==> flow/design.v <==
module LASER(
	CLK,
	RST,
	X,
	Y,
	C1X,
	C1Y,
	C2X,
	C2Y,
	DONE
);
input 		    CLK, RST;
input [3:0]         X, Y;
output reg	    DONE;
output reg [3:0]    C1X, C1Y, C2X, C2Y;
parameter    s_idle    = 'd0,
	     s_input   = 'd1,
	     s_circle1 = 'd2,
             s_circle2 = 'd3,
	     s_check   = 'd4,
	     s_output  = 'd5;
integer    i,j;
reg 	     map[0:15][0:15];
reg [2:0]    current_state, next_state;
reg [5:0]    cover_num1, best_num1, cover_num2, best_num2, previous_sum; 	
reg [6:0]    cnt, cnt1;
reg signed [4:0]    bias_x, bias_y;
reg signed [4:0]    cur_x, cur_y, cir1_x, cir1_y, cir2_x, cir2_y;
reg signed [4:0]    best_x1, best_y1, best_x2, best_y2;
reg signed [4:0]    last_x1, last_y1, last_x2, last_y2;
wire	convergence, search_finish, delay_flag;
wire    outside_x1, outside_y1, outside_x2, outside_y2;
wire signed[5:0]    dis1, dis2; 		
assign dis1 = (cur_x-cir1_x)*(cur_x-cir1_x) + (cur_y-cir1_y)*(cur_y-cir1_y);
assign dis2 = (cur_x-cir2_x)*(cur_x-cir2_x) + (cur_y-cir2_y)*(cur_y-cir2_y);
assign search_finish = (cnt == 'd63 && cnt1 == 'd80);
assign delay_flag = (cnt1 == 'd80);
assign convergence = (best_num1 + best_num2 <= previous_sum );
assign outside_x1 = (cir1_x + bias_x > 'd15 || cir1_x + bias_x < 0);
assign outside_y1 = (cir1_y + bias_y > 'd15 || cir1_y + bias_y < 0);
assign outside_x2 = (cir2_x + bias_x > 'd15 || cir2_x + bias_x < 0);
assign outside_y2 = (cir2_y + bias_y > 'd15 || cir2_y + bias_y < 0);
always@(posedge CLK) begin
        if(RST)	
            current_state <= s_idle;
        else	
	    current_state <= next_state;
end
always@(*) begin
        next_state = current_state;
        case(current_state)
            s_idle   : 			     next_state = s_input;
	    s_input  :  if(cnt == 'd39)	     next_state = s_circle1;
	    s_circle1:  if(search_finish)    next_state = s_circle2;
	    s_circle2:  if(search_finish)    next_state = s_check;
	    s_check  :  if(convergence)	     next_state = s_output;
	                else	             next_state = s_circle2;
	    s_output : 			     next_state = s_input;
        endcase
end
always@(posedge CLK) begin
        case(current_state)
            s_idle   :  if(RST)			       cnt <= 'd0;  
	    s_input  :  if(cnt == 'd39)		       cnt <= 'd0;
		        else 			       cnt <= cnt+1;
	    s_circle1:  if(next_state == s_circle2)    cnt <= 'd0;
		        else if(delay_flag)	       cnt <= cnt+1;
	    s_circle2:  if(next_state == s_check)      cnt <= 'd0;     
	                else if(delay_flag)	       cnt <= cnt+1;
	    s_output :				       cnt <= 'd0;					
        endcase
end
always@(posedge CLK) begin
        case(current_state)
            s_idle   :  if(RST)		  cnt1 <= 'd0;  
	    s_circle1:  if(delay_flag)    cnt1 <= 'd0;
	                else 		  cnt1 <= cnt1+1;
	    s_circle2:  if(delay_flag)	  cnt1 <= 'd0;
		        else 		  cnt1 <= cnt1+1;
	    s_output :			  cnt1 <= 'd0;
    endcase
end
always@(posedge CLK) begin
        case(current_state)
            s_idle   : if(RST)
		           for(i=0;i<16;i=i+1)
		               for(j=0;j<16;j=j+1)
		                   map[i][j] <= 'd0;
	    s_input  : map[X][Y] <= 'd1;
	    s_output : for(i=0;i<16;i=i+1)
		           for(j=0;j<16;j=j+1)
			       map[i][j] <= 'd0;		
        endcase
end
always@(posedge CLK) begin
	case(current_state)
		s_idle   : if(RST)    cur_x <= 0;
		s_circle1: 	      cur_x <= (outside_x1) ? 0 : cir1_x + bias_x;
		s_circle2:	      cur_x <= (outside_x2) ? 0 : cir2_x + bias_x;
		s_output : 	      cur_x <= 0;
	endcase
end
always@(posedge CLK) begin
	case(current_state)
		s_idle   : if(RST)    cur_y <= 0;
		s_circle1: 	      cur_y <= (outside_y1) ? 0 : cir1_y + bias_y;
		s_circle2:	      cur_y <= (outside_y2) ? 0 : cir2_y + bias_y;
		s_output : 	      cur_y <= 0;
	endcase
end
always@(posedge CLK) begin
	case(current_state)
	    s_idle   : 	if(RST)    
                            begin	
                                cir1_x <= 2; 			
                                cir1_y <= 0; 		 	
                            end
	    s_circle1:  if(delay_flag)			
			    begin	
			        if(cir1_x == 'd14)	
                                    begin	
                                        cir1_x <= 2; 			
                                        cir1_y <= cir1_y+2; 	
                                    end
			        else				
                                    begin	
                                        cir1_x <= cir1_x + 2;
				    end
			     end
			 else if(delay_flag)		
                             begin	
                                 cir1_x <= cir1_x + 2;
			     end 
	     s_check  :  if(!convergence)
		             begin   
                                 cir1_x <= best_x2;
		                 cir1_y <= best_y2;
		             end  
	     s_output :	 begin	
                             cir1_x <= 2; 			
                             cir1_y <= 0;
 			 end
	 endcase
end
always@(posedge CLK) begin
	case(current_state)
	    s_idle   : 	if(RST)					
                            begin
                                cir2_x <= 2; 			
                                cir2_y <= 0; 			
                            end
	    s_circle2:  if(delay_flag)
			    begin	
			        if(cir2_x == 'd14)	
                                    begin	
                                        cir2_x <= 2; 			
                                        cir2_y <= cir2_y+2;
                                    end
				else
				    begin
                                	cir2_x <= cir2_x + 2;
				    end
			     end
	    s_check  :  if(!convergence)
		            begin	
                                cir2_x <= 2; 			
                                cir2_y <= 0; 			
                            end
	    s_output :	
		        begin	
                            cir2_x <= 2; 			
                            cir2_y <= 0; 			
                        end
	endcase
end
always@(posedge CLK) begin
	case(current_state)
	    s_idle   :  if(RST)					
                            begin	
                                best_x1 <= 0; 
                                best_y1 <= 0; 												
                            end
	    s_circle1:  if(delay_flag)			
                            begin	
                                best_x1 <= (cover_num1 > best_num1) ? cir1_x : best_x1;
				best_y1 <= (cover_num1 > best_num1) ? cir1_y : best_y1;
                            end
	    s_check  :  if(!convergence)		
                            begin	
                                best_x1 <= best_x2;
			        best_y1 <= best_y2;										
                            end
	    s_output :							
                            begin	
                                best_x1 <= 0; 
				best_y1 <= 0; 												
                            end
	endcase
end
always@(posedge CLK) begin
	case(current_state)
            s_idle   : 	if(RST)					
                            begin
	                        best_x2 <= 0; 
				best_y2 <= 0;
 			    end
	    s_circle2:  if(delay_flag)			
                            begin
                         	best_x2 <= (cover_num2 > best_num2) ? cir2_x : best_x2;
				best_y2 <= (cover_num2 > best_num2) ? cir2_y : best_y2;
                            end 
	    s_output :	begin	
                            best_x2 <= 0; 
			    best_y2 <= 0; 	
                        end
	endcase
end
always@(posedge CLK) begin
	case(current_state)
	    s_idle   : if(RST) 					
                           bias_x <= -'d4;
	    s_circle1: if(bias_x == 'd4)
		           bias_x <= -'d4;
		       else
			   bias_x <= bias_x+1;
	    s_circle2: if(bias_x == 'd4)		
                           bias_x <= -'d4;
		       else	
			   bias_x <= bias_x+1;
	    s_output : bias_x <= -'d4;
	endcase
end
always@(posedge CLK) begin
	case(current_state)
	    s_idle   : if(RST) 					
                           bias_y <= -'d4;
	    s_circle1: if(delay_flag)			
                           bias_y <= -'d4;
		       else if(bias_x == 'd4)	
                           bias_y <= bias_y+1;	 			
	    s_circle2: if(delay_flag)			
                           bias_y <= -'d4;
		       else if(bias_x == 'd4)	
                           bias_y <= bias_y+1;	
	    s_output : bias_y <= -'d4;
	endcase
end
always@(posedge CLK) begin
	case(current_state)
	    s_idle   : if(RST) 												
                           cover_num1 <= 'd0;
	    s_circle1: if(delay_flag)										
                           cover_num1 <= 'd0;
		       else if(outside_x1 || outside_y1)					
                           cover_num1 <= cover_num1;
		       else if(dis1 <= 'sd16  && map[cur_x][cur_y] == 'd1)	
                           cover_num1 <= cover_num1+1;					 
	    s_output : 						 								
                       cover_num1 <= 'd0;
	endcase
end
always@(posedge CLK) begin
	case(current_state)
	    s_idle   : if(RST) 												
                           best_num1 <= 'd0;
	    s_circle1: if(delay_flag)										
                           best_num1 <= (cover_num1 > best_num1) ? cover_num1 : best_num1;					
	    s_check  : if(!convergence)										
                           best_num1 <= best_num2;		
	    s_output : 														
                           best_num1 <= 'd0;
	endcase
end
always@(posedge CLK) begin
	case(current_state)
	    s_idle   : if(RST) 												
                           cover_num2 <= 'd0;				
	    s_circle2: if(delay_flag)										
                           cover_num2 <= 'd0;
		       else if(outside_x2 || outside_y2)					
                           cover_num2 <= cover_num2;
		       else if(dis2 <= 'sd16  && map[cur_x][cur_y] == 'd1)	
                           cover_num2 <= (dis1 > 'sd16) ? cover_num2+1 : cover_num2;	
	    s_output : 														
                       cover_num2 <= 'd0;
	endcase
end
always@(posedge CLK) begin
	case(current_state)
	    s_idle   : if(RST) 												
                           best_num2 <= 'd0;				
	    s_circle2: if(delay_flag)										
                           best_num2 <= (cover_num2 > best_num2) ? cover_num2 : best_num2;
	    s_check	 : if(!convergence)										
                           best_num2 <= 'd0;
	    s_output : 														
                           best_num2 <= 'd0;
	endcase
end
always@(posedge CLK) begin
	case(current_state)
	    s_idle   : if(RST) 	           previous_sum <= 'd0;				
	    s_check  : if(!convergence)    previous_sum <= best_num1 + best_num2;	
	    s_output : 		           previous_sum <= 'd0;
	endcase
end
always@(posedge CLK) begin
	if(current_state == s_check && !convergence)
	begin
	    last_x1 <= best_x1;
	    last_y1 <= best_y1;
	    last_x2 <= best_x2;
	    last_y2 <= best_y2;
	end
	else if(current_state == s_output)
	begin
            last_x1 <= 'd0;
	    last_y1 <= 'd0;
	    last_x2 <= 'd0;
	    last_y2 <= 'd0;
	end
end
always@(posedge CLK) begin
	if(next_state == s_output)    DONE <= 'd1;
	else			      DONE <= 'd0;
end
always@(posedge CLK) begin
	if(next_state == s_output) 
	begin
	    C1X <= last_x1[3:0];
	    C1Y <= last_y1[3:0];
	    C2X <= last_x2[3:0];
	    C2Y <= last_y2[3:0];
	end
	else
	begin
	    C1X <= 'd0;
	    C1Y <= 'd0;
	    C2X <= 'd0;
	    C2Y <= 'd0;
	end
end
endmodule 
==> Tool chain data of LASER <==
What the tools print for LASER, step after step.
Line numbers count from 1 in the design file above.
Cell names lack the library's common part.
{ "setup": {"top": "LASER", "clk_port": "CLK", "lib": "sky130hd", "lib_corner": "tt_025C_1v80"} }

==> Word level <==
Source: Yosys, flattened and elaborated, memories not mapped. Widths are those after wreduce. Registers that Yosys merges into a memory's read port (data or address) are not register bits. Print and check cells do not count.
Memory sizes are those after Yosys's memory passes, which may raise the word count (mostly to a power of two), join words into wider ones and drop unused or constant bits.
{ "bits": {"register_bits": 138, "ram_bits": 256, "memories": 1, "output_inout_bits": 17, "elab_cells": 238} }
{ "op_classes": {"n_addsub": 27, "mul": 4, "cmp": 14, "n_eq": 28, "mux": 93, "bitwise": 7, "reduce_and_logical": 35} }
{ "mem_list": {"columns": ["name", "words", "width", "line_no", "text"], "rows": [
  ["map", 256, 1, 23, "reg map[0:15][0:15];"]
]} }
{ "op_table": {"columns": ["op", "n"], "rows": [
  ["multiplier 6 x 6 -> 6 bit", 4],
  ["2-to-1 mux 5 bit", 26],
  ["parallel mux 5 bit (select 4 bit)", 6],
  ["2-to-1 mux 6 bit", 15],
  ["2-to-1 mux 64 bit", 1],
  ["parallel mux 5 bit (select 3 bit)", 4],
  ["parallel mux 6 bit (select 3 bit)", 3],
  ["adder 5 x 5 -> 6 bit", 8],
  ["parallel mux 6 bit (select 4 bit)", 2],
  ["2-to-1 mux 7 bit", 6],
  ["2-to-1 mux 4 bit", 10],
  ["parallel mux 7 bit (select 5 bit)", 1],
  ["2-to-1 mux 32 bit", 1],
  ["parallel mux 4 bit (select 4 bit)", 2],
  ["AND reduction 5 bit", 5],
  ["subtractor 5 x 5 -> 6 bit", 4],
  ["less-than comparator 6 x 1 -> 1 bit with constant B", 4],
  ["greater-than comparator 6 x 4 -> 1 bit with constant B", 4],
  ["parallel mux 7 bit (select 3 bit)", 1],
  ["adder 5 x 3 -> 5 bit with constant B", 4],
  ["adder 6 bit", 3],
  ["inequality test 2 bit with constant B", 8],
  ["AND reduction 4 bit", 4],
  ["2-to-1 mux 16 bit", 1],
  ["2-to-1 mux 8 bit", 2],
  ["parallel mux 3 bit (select 5 bit)", 1],
  ["adder 7 x 1 -> 7 bit with constant B", 2],
  ["equality test 7 x 6 -> 1 bit with constant B", 2]
]} }
Not listed: further kinds 32, cells in them 74.

==> Depth <==
Yosys ltp: most cells in a row. Word level: on the elaborated netlist, between registers, memories and ports. Mapped: between sequential cells and ports; inverters and the memories' decode and read muxes count.
{ "logic_depth": {"ltp_word": 9, "ABC_AREA": 0, "ltp_mapped": 25} }

==> Netlist <==
The flow's flattened synthesis, as Yosys stat reports it; memories are mapped. The netlist is that of the ABC_AREA named above (0 if unset); the other value can give another one.
{ "mapped": {"stdcells": 1811, "mapped_area_um2": 18377.6, "sequential_area_um2": 8748.4, "flip_flops": 384, "n_buf": 106} }
{ "types": {"columns": ["cell", "n", "area_total_um2"], "rows": [
  ["dfxtp_1", 278, 5.57E+03],
  ["edfxtp_1", 106, 3.18E+03],
  ["mux4_2", 60, 1.35E+03],
  ["o21ai_0", 248, 1241.19],
  ["ha_1", 94, 1.18E+03],
  ["nand2_1", 313, 1.17E+03],
  ["xnor2_1", 55, 481.712],
  ["fa_1", 20, 400.384],
  ["a22o_1", 39, 341.578],
  ["inv_1", 80, 300.288],
  ["nor2_1", 78, 292.781],
  ["clkbuf_1", 76, 285.274],
  ["and2_1", 38, 237.728],
  ["and3_1", 28, 175.168],
  ["a21oi_1", 32, 160.154],
  ["nand3_1", 32, 160.154],
  ["xor2_1", 17, 148.893],
  ["nor2b_1", 17, 106.352]
]} }
Not listed: further types 53, cells in them 200.

==> Worst setup path after synthesis <==
OpenSTA on the mapped netlist: ideal clock, no wires. The path of least setup slack (recovery checks aside). Input and output delay are each 20% of the period. Register names are those of the netlist, which keeps one name where synthesis merged equal registers.
{ "synth_path": {"kind": "register to register", "startpoint": "reg cur_x[1]", "endpoint": "reg cover_num1[0]", "period_ps": 6000, "setup_time_ps": 360, "launch_ps": 0, "arrival_ps": 5152, "required_time_ps": 5640, "slack_ps": 488, "delay_ps": 5512, "stages": 22, "period_less_setup_slack_ps": 5512} }
"delay_ps" = arrival - input delay + setup time.
"stages": output pins that drive a net of the path, with the launching flip-flop's if there is one; two outputs of one cell count as two.
"period_less_setup_slack_ps" is the clock period less the worst setup slack; recovery checks do not enter. This is arithmetic on one report: input and output delays are still those of the set period (20% each).
Between the ends stands the longest chain of elaborated cells between them, by number of cells; it is not shown to be the way that was timed. Of several equally long chains one is given.
Each line given opens the expression or statement behind the cell; cells for indexed reads and writes are added by Yosys, which also makes memories of some case tables.
At most two assigning lines are given for a register; there are more.
The path ends at the enable pin of a flip-flop; only ways to that pin are counted.
{ "synth_via": {"path_cell_list": "edfxtp_1 > fa_1 > a21o_1 > a21oi_1 > xnor2_1 > nand2_1 > fa_1 > inv_1 > ha_1 > fa_1 > ha_1 > inv_1 > fa_1 > inv_1 > ha_1 > xnor2_1 > xnor2_1 > xnor2_1 > xnor2_1 > nor2_1 > or3_1 > o21bai_1", "elab_chain_len": 7, "cone_cells": 9, "cone_classes": "add/sub (3); mul (1); compare (1); eq/ne (1); reduce/logical (2); memory (1)"} }
{ "synth_rtl": {"columns": ["item", "line_no", "text"], "rows": [
  ["start, declared", 28, "reg signed [4:0]    cur_x, cur_y, cir1_x, cir1_y, cir2_x, cir2_y;"],
  ["start, assigned", 98, "s_circle1: cur_x <= (outside_x1) ? 0 : cir1_x + bias_x;"],
  ["start, assigned", 99, "s_circle2: cur_x <= (outside_x2) ? 0 : cir2_x + bias_x;"],
  ["subtractor 5 x 5 -> 6 bit", 34, "assign dis1 = (cur_x-cir1_x)*(cur_x-cir1_x) + (cur_y-cir1_y)*(cur_y-cir1_y);"],
  ["multiplier 6 x 6 -> 6 bit", 34, null],
  ["adder 6 bit", 34, null],
  ["<= comparator 6 bit", 256, "else if(dis1 <= 'sd16 && map[cur_x][cur_y] == 'd1)"],
  ["logical AND 1 bit", 256, null],
  ["inequality test 3 bit", null, null],
  ["AND reduction 4 bit", null, null],
  ["end, assigned", 255, "cover_num1 <= cover_num1;"],
  ["end, assigned", 257, "cover_num1 <= cover_num1+1;"],
  ["end, declared", 25, null]
]} }

==> Timing after layout <==
Path of least setup slack in the final report of flow run A (OpenROAD, finished layout, wires in). Where an end is a register, its clock arrival counts in the times.
The path's times are printed in steps of 10 ps; the period is the one set.
{ "layout_path": {"kind": "register to register", "startpoint": "reg cur_x[1]", "endpoint": "reg cover_num1[0]", "period_ps": 5790, "setup_time_ps": 310, "launch_ps": 570, "arrival_ps": 5670, "required_time_ps": 6030, "slack_ps": 360, "stages": 22} }
Between the ends stands the longest chain of elaborated cells between them, by number of cells; it is not shown to be the way that was timed. Of several equally long chains one is given.
At most two assigning lines are given for a register; there are more.
The path ends at the enable pin of a flip-flop; only ways to that pin are counted.
{ "layout_via": {"path_cell_list": "edfxtp_1 > fa_2 > a21o_1 > a21oi_2 > xnor2_1 > nand2_1 > fa_1 > inv_1 > ha_1 > fa_1 > ha_1 > inv_2 > fa_1 > inv_1 > ha_2 > xnor2_2 > xnor2_2 > xnor2_1 > xnor2_1 > nor2_2 > or3_4 > o21bai_4", "elab_chain_len": 7, "cone_cells": 9, "cone_classes": "add/sub (3); mul (1); compare (1); eq/ne (1); reduce/logical (2); memory (1)"} }
{ "layout_rtl": {"columns": ["item", "line_no", "text"], "rows": [
  ["start, declared", 28, "reg signed [4:0]    cur_x, cur_y, cir1_x, cir1_y, cir2_x, cir2_y;"],
  ["start, assigned", 98, "s_circle1: cur_x <= (outside_x1) ? 0 : cir1_x + bias_x;"],
  ["start, assigned", 99, "s_circle2: cur_x <= (outside_x2) ? 0 : cir2_x + bias_x;"],
  ["subtractor 5 x 5 -> 6 bit", 34, "assign dis1 = (cur_x-cir1_x)*(cur_x-cir1_x) + (cur_y-cir1_y)*(cur_y-cir1_y);"],
  ["multiplier 6 x 6 -> 6 bit", 34, null],
  ["adder 6 bit", 34, null],
  ["<= comparator 6 bit", 256, "else if(dis1 <= 'sd16 && map[cur_x][cur_y] == 'd1)"],
  ["logical AND 1 bit", 256, null],
  ["inequality test 3 bit", null, null],
  ["AND reduction 4 bit", null, null],
  ["end, assigned", 255, "cover_num1 <= cover_num1;"],
  ["end, assigned", 257, "cover_num1 <= cover_num1+1;"],
  ["end, declared", 25, null]
]} }

## Implementation results

Settings and measured results of 3 stored flow runs for module LASER (sky130hd), not sorted in any way. The constraints put input and output delay at 20% of the set period each and load the outputs with 0.01 pF.
"reached clock period" means the clock period less the worst setup slack. The figure is calculated, with input and output delays left at 20% of the set period.
By "worst path time" is meant the share of the clock period that the worst setup path is allowed (20% is reserved at inputs, 20% at outputs), minus its slack. Clock arrival times at its registers enter into it.
"power consumption" rests on the timing tool's default activity at the inputs, not on a simulated workload.
"worst path time" is given in steps of 10 ps.

==> flow run A: settings <==
{ "SETUP_SLACK_MARGIN": 0.61, "period_ns": 5.79, "CAP_MARGIN": 20, "CORE_MARGIN": 2, "CORE_UTILIZATION": 40, "SLEW_MARGIN": 20 }
==> flow run A: results <==
cell area after synthesis: 18377.6 sq um
total die area: 47674.5 sq um
standard-cell area after routing: 20684.8 sq um
post-layout utilization: 45.6%
smallest setup slack: 357 ps
post-route setup TNS: 0 ps
worst hold slack: 444 ps
power consumption: 6421 µW
reached clock period: 5433 ps
worst path time: 5430 ps
worst setup path kind: register to register

==> flow run B: settings <==
{ "CELL_PAD_IN_SITES_GLOBAL_PLACEMENT": 1, "CORE_UTILIZATION": 30, "PLACE_DENSITY": 0.54, "SETUP_SLACK_MARGIN": -0.19, "period_ns": 3.32, "CAP_MARGIN": 20, "CORE_MARGIN": 2, "SLEW_MARGIN": 20 }
==> flow run B: results <==
cell area after synthesis: 18377.6 sq um
total die area: 63254.8 sq um
standard-cell area after routing: 22243.8 sq um
post-layout utilization: 36.8%
smallest setup slack: -2028 ps
post-route setup TNS: -25148 ps
worst hold slack: 447 ps
power consumption: 11594 µW
reached clock period: 5348 ps
worst path time: 5350 ps
worst setup path kind: register to register

==> flow run C: settings <==
{ "ABC_AREA": 0, "CELL_PAD_IN_SITES_DETAIL_PLACEMENT": 1, "CELL_PAD_IN_SITES_GLOBAL_PLACEMENT": 3, "CORE_ASPECT_RATIO": 1.97, "CORE_MARGIN": 6, "CORE_UTILIZATION": 43, "CTS_CLUSTER_DIAMETER": 48, "GPL_TIMING_DRIVEN": 0, "MAX_ROUTING_LAYER": "met4", "MIN_ROUTING_LAYER": "met2", "PLACE_DENSITY": 0.61, "SETUP_SLACK_MARGIN": 0.17, "period_ns": 6.0, "CAP_MARGIN": 20, "SLEW_MARGIN": 20 }
==> flow run C: results <==
cell area after synthesis: 18377.6 sq um
total die area: 48131.9 sq um
standard-cell area after routing: 20878.8 sq um
post-layout utilization: 49.8%
smallest setup slack: 434 ps
post-route setup TNS: 0 ps
worst hold slack: 449 ps
power consumption: 6125 µW
reached clock period: 5566 ps
worst path time: 5570 ps
worst setup path kind: register to register
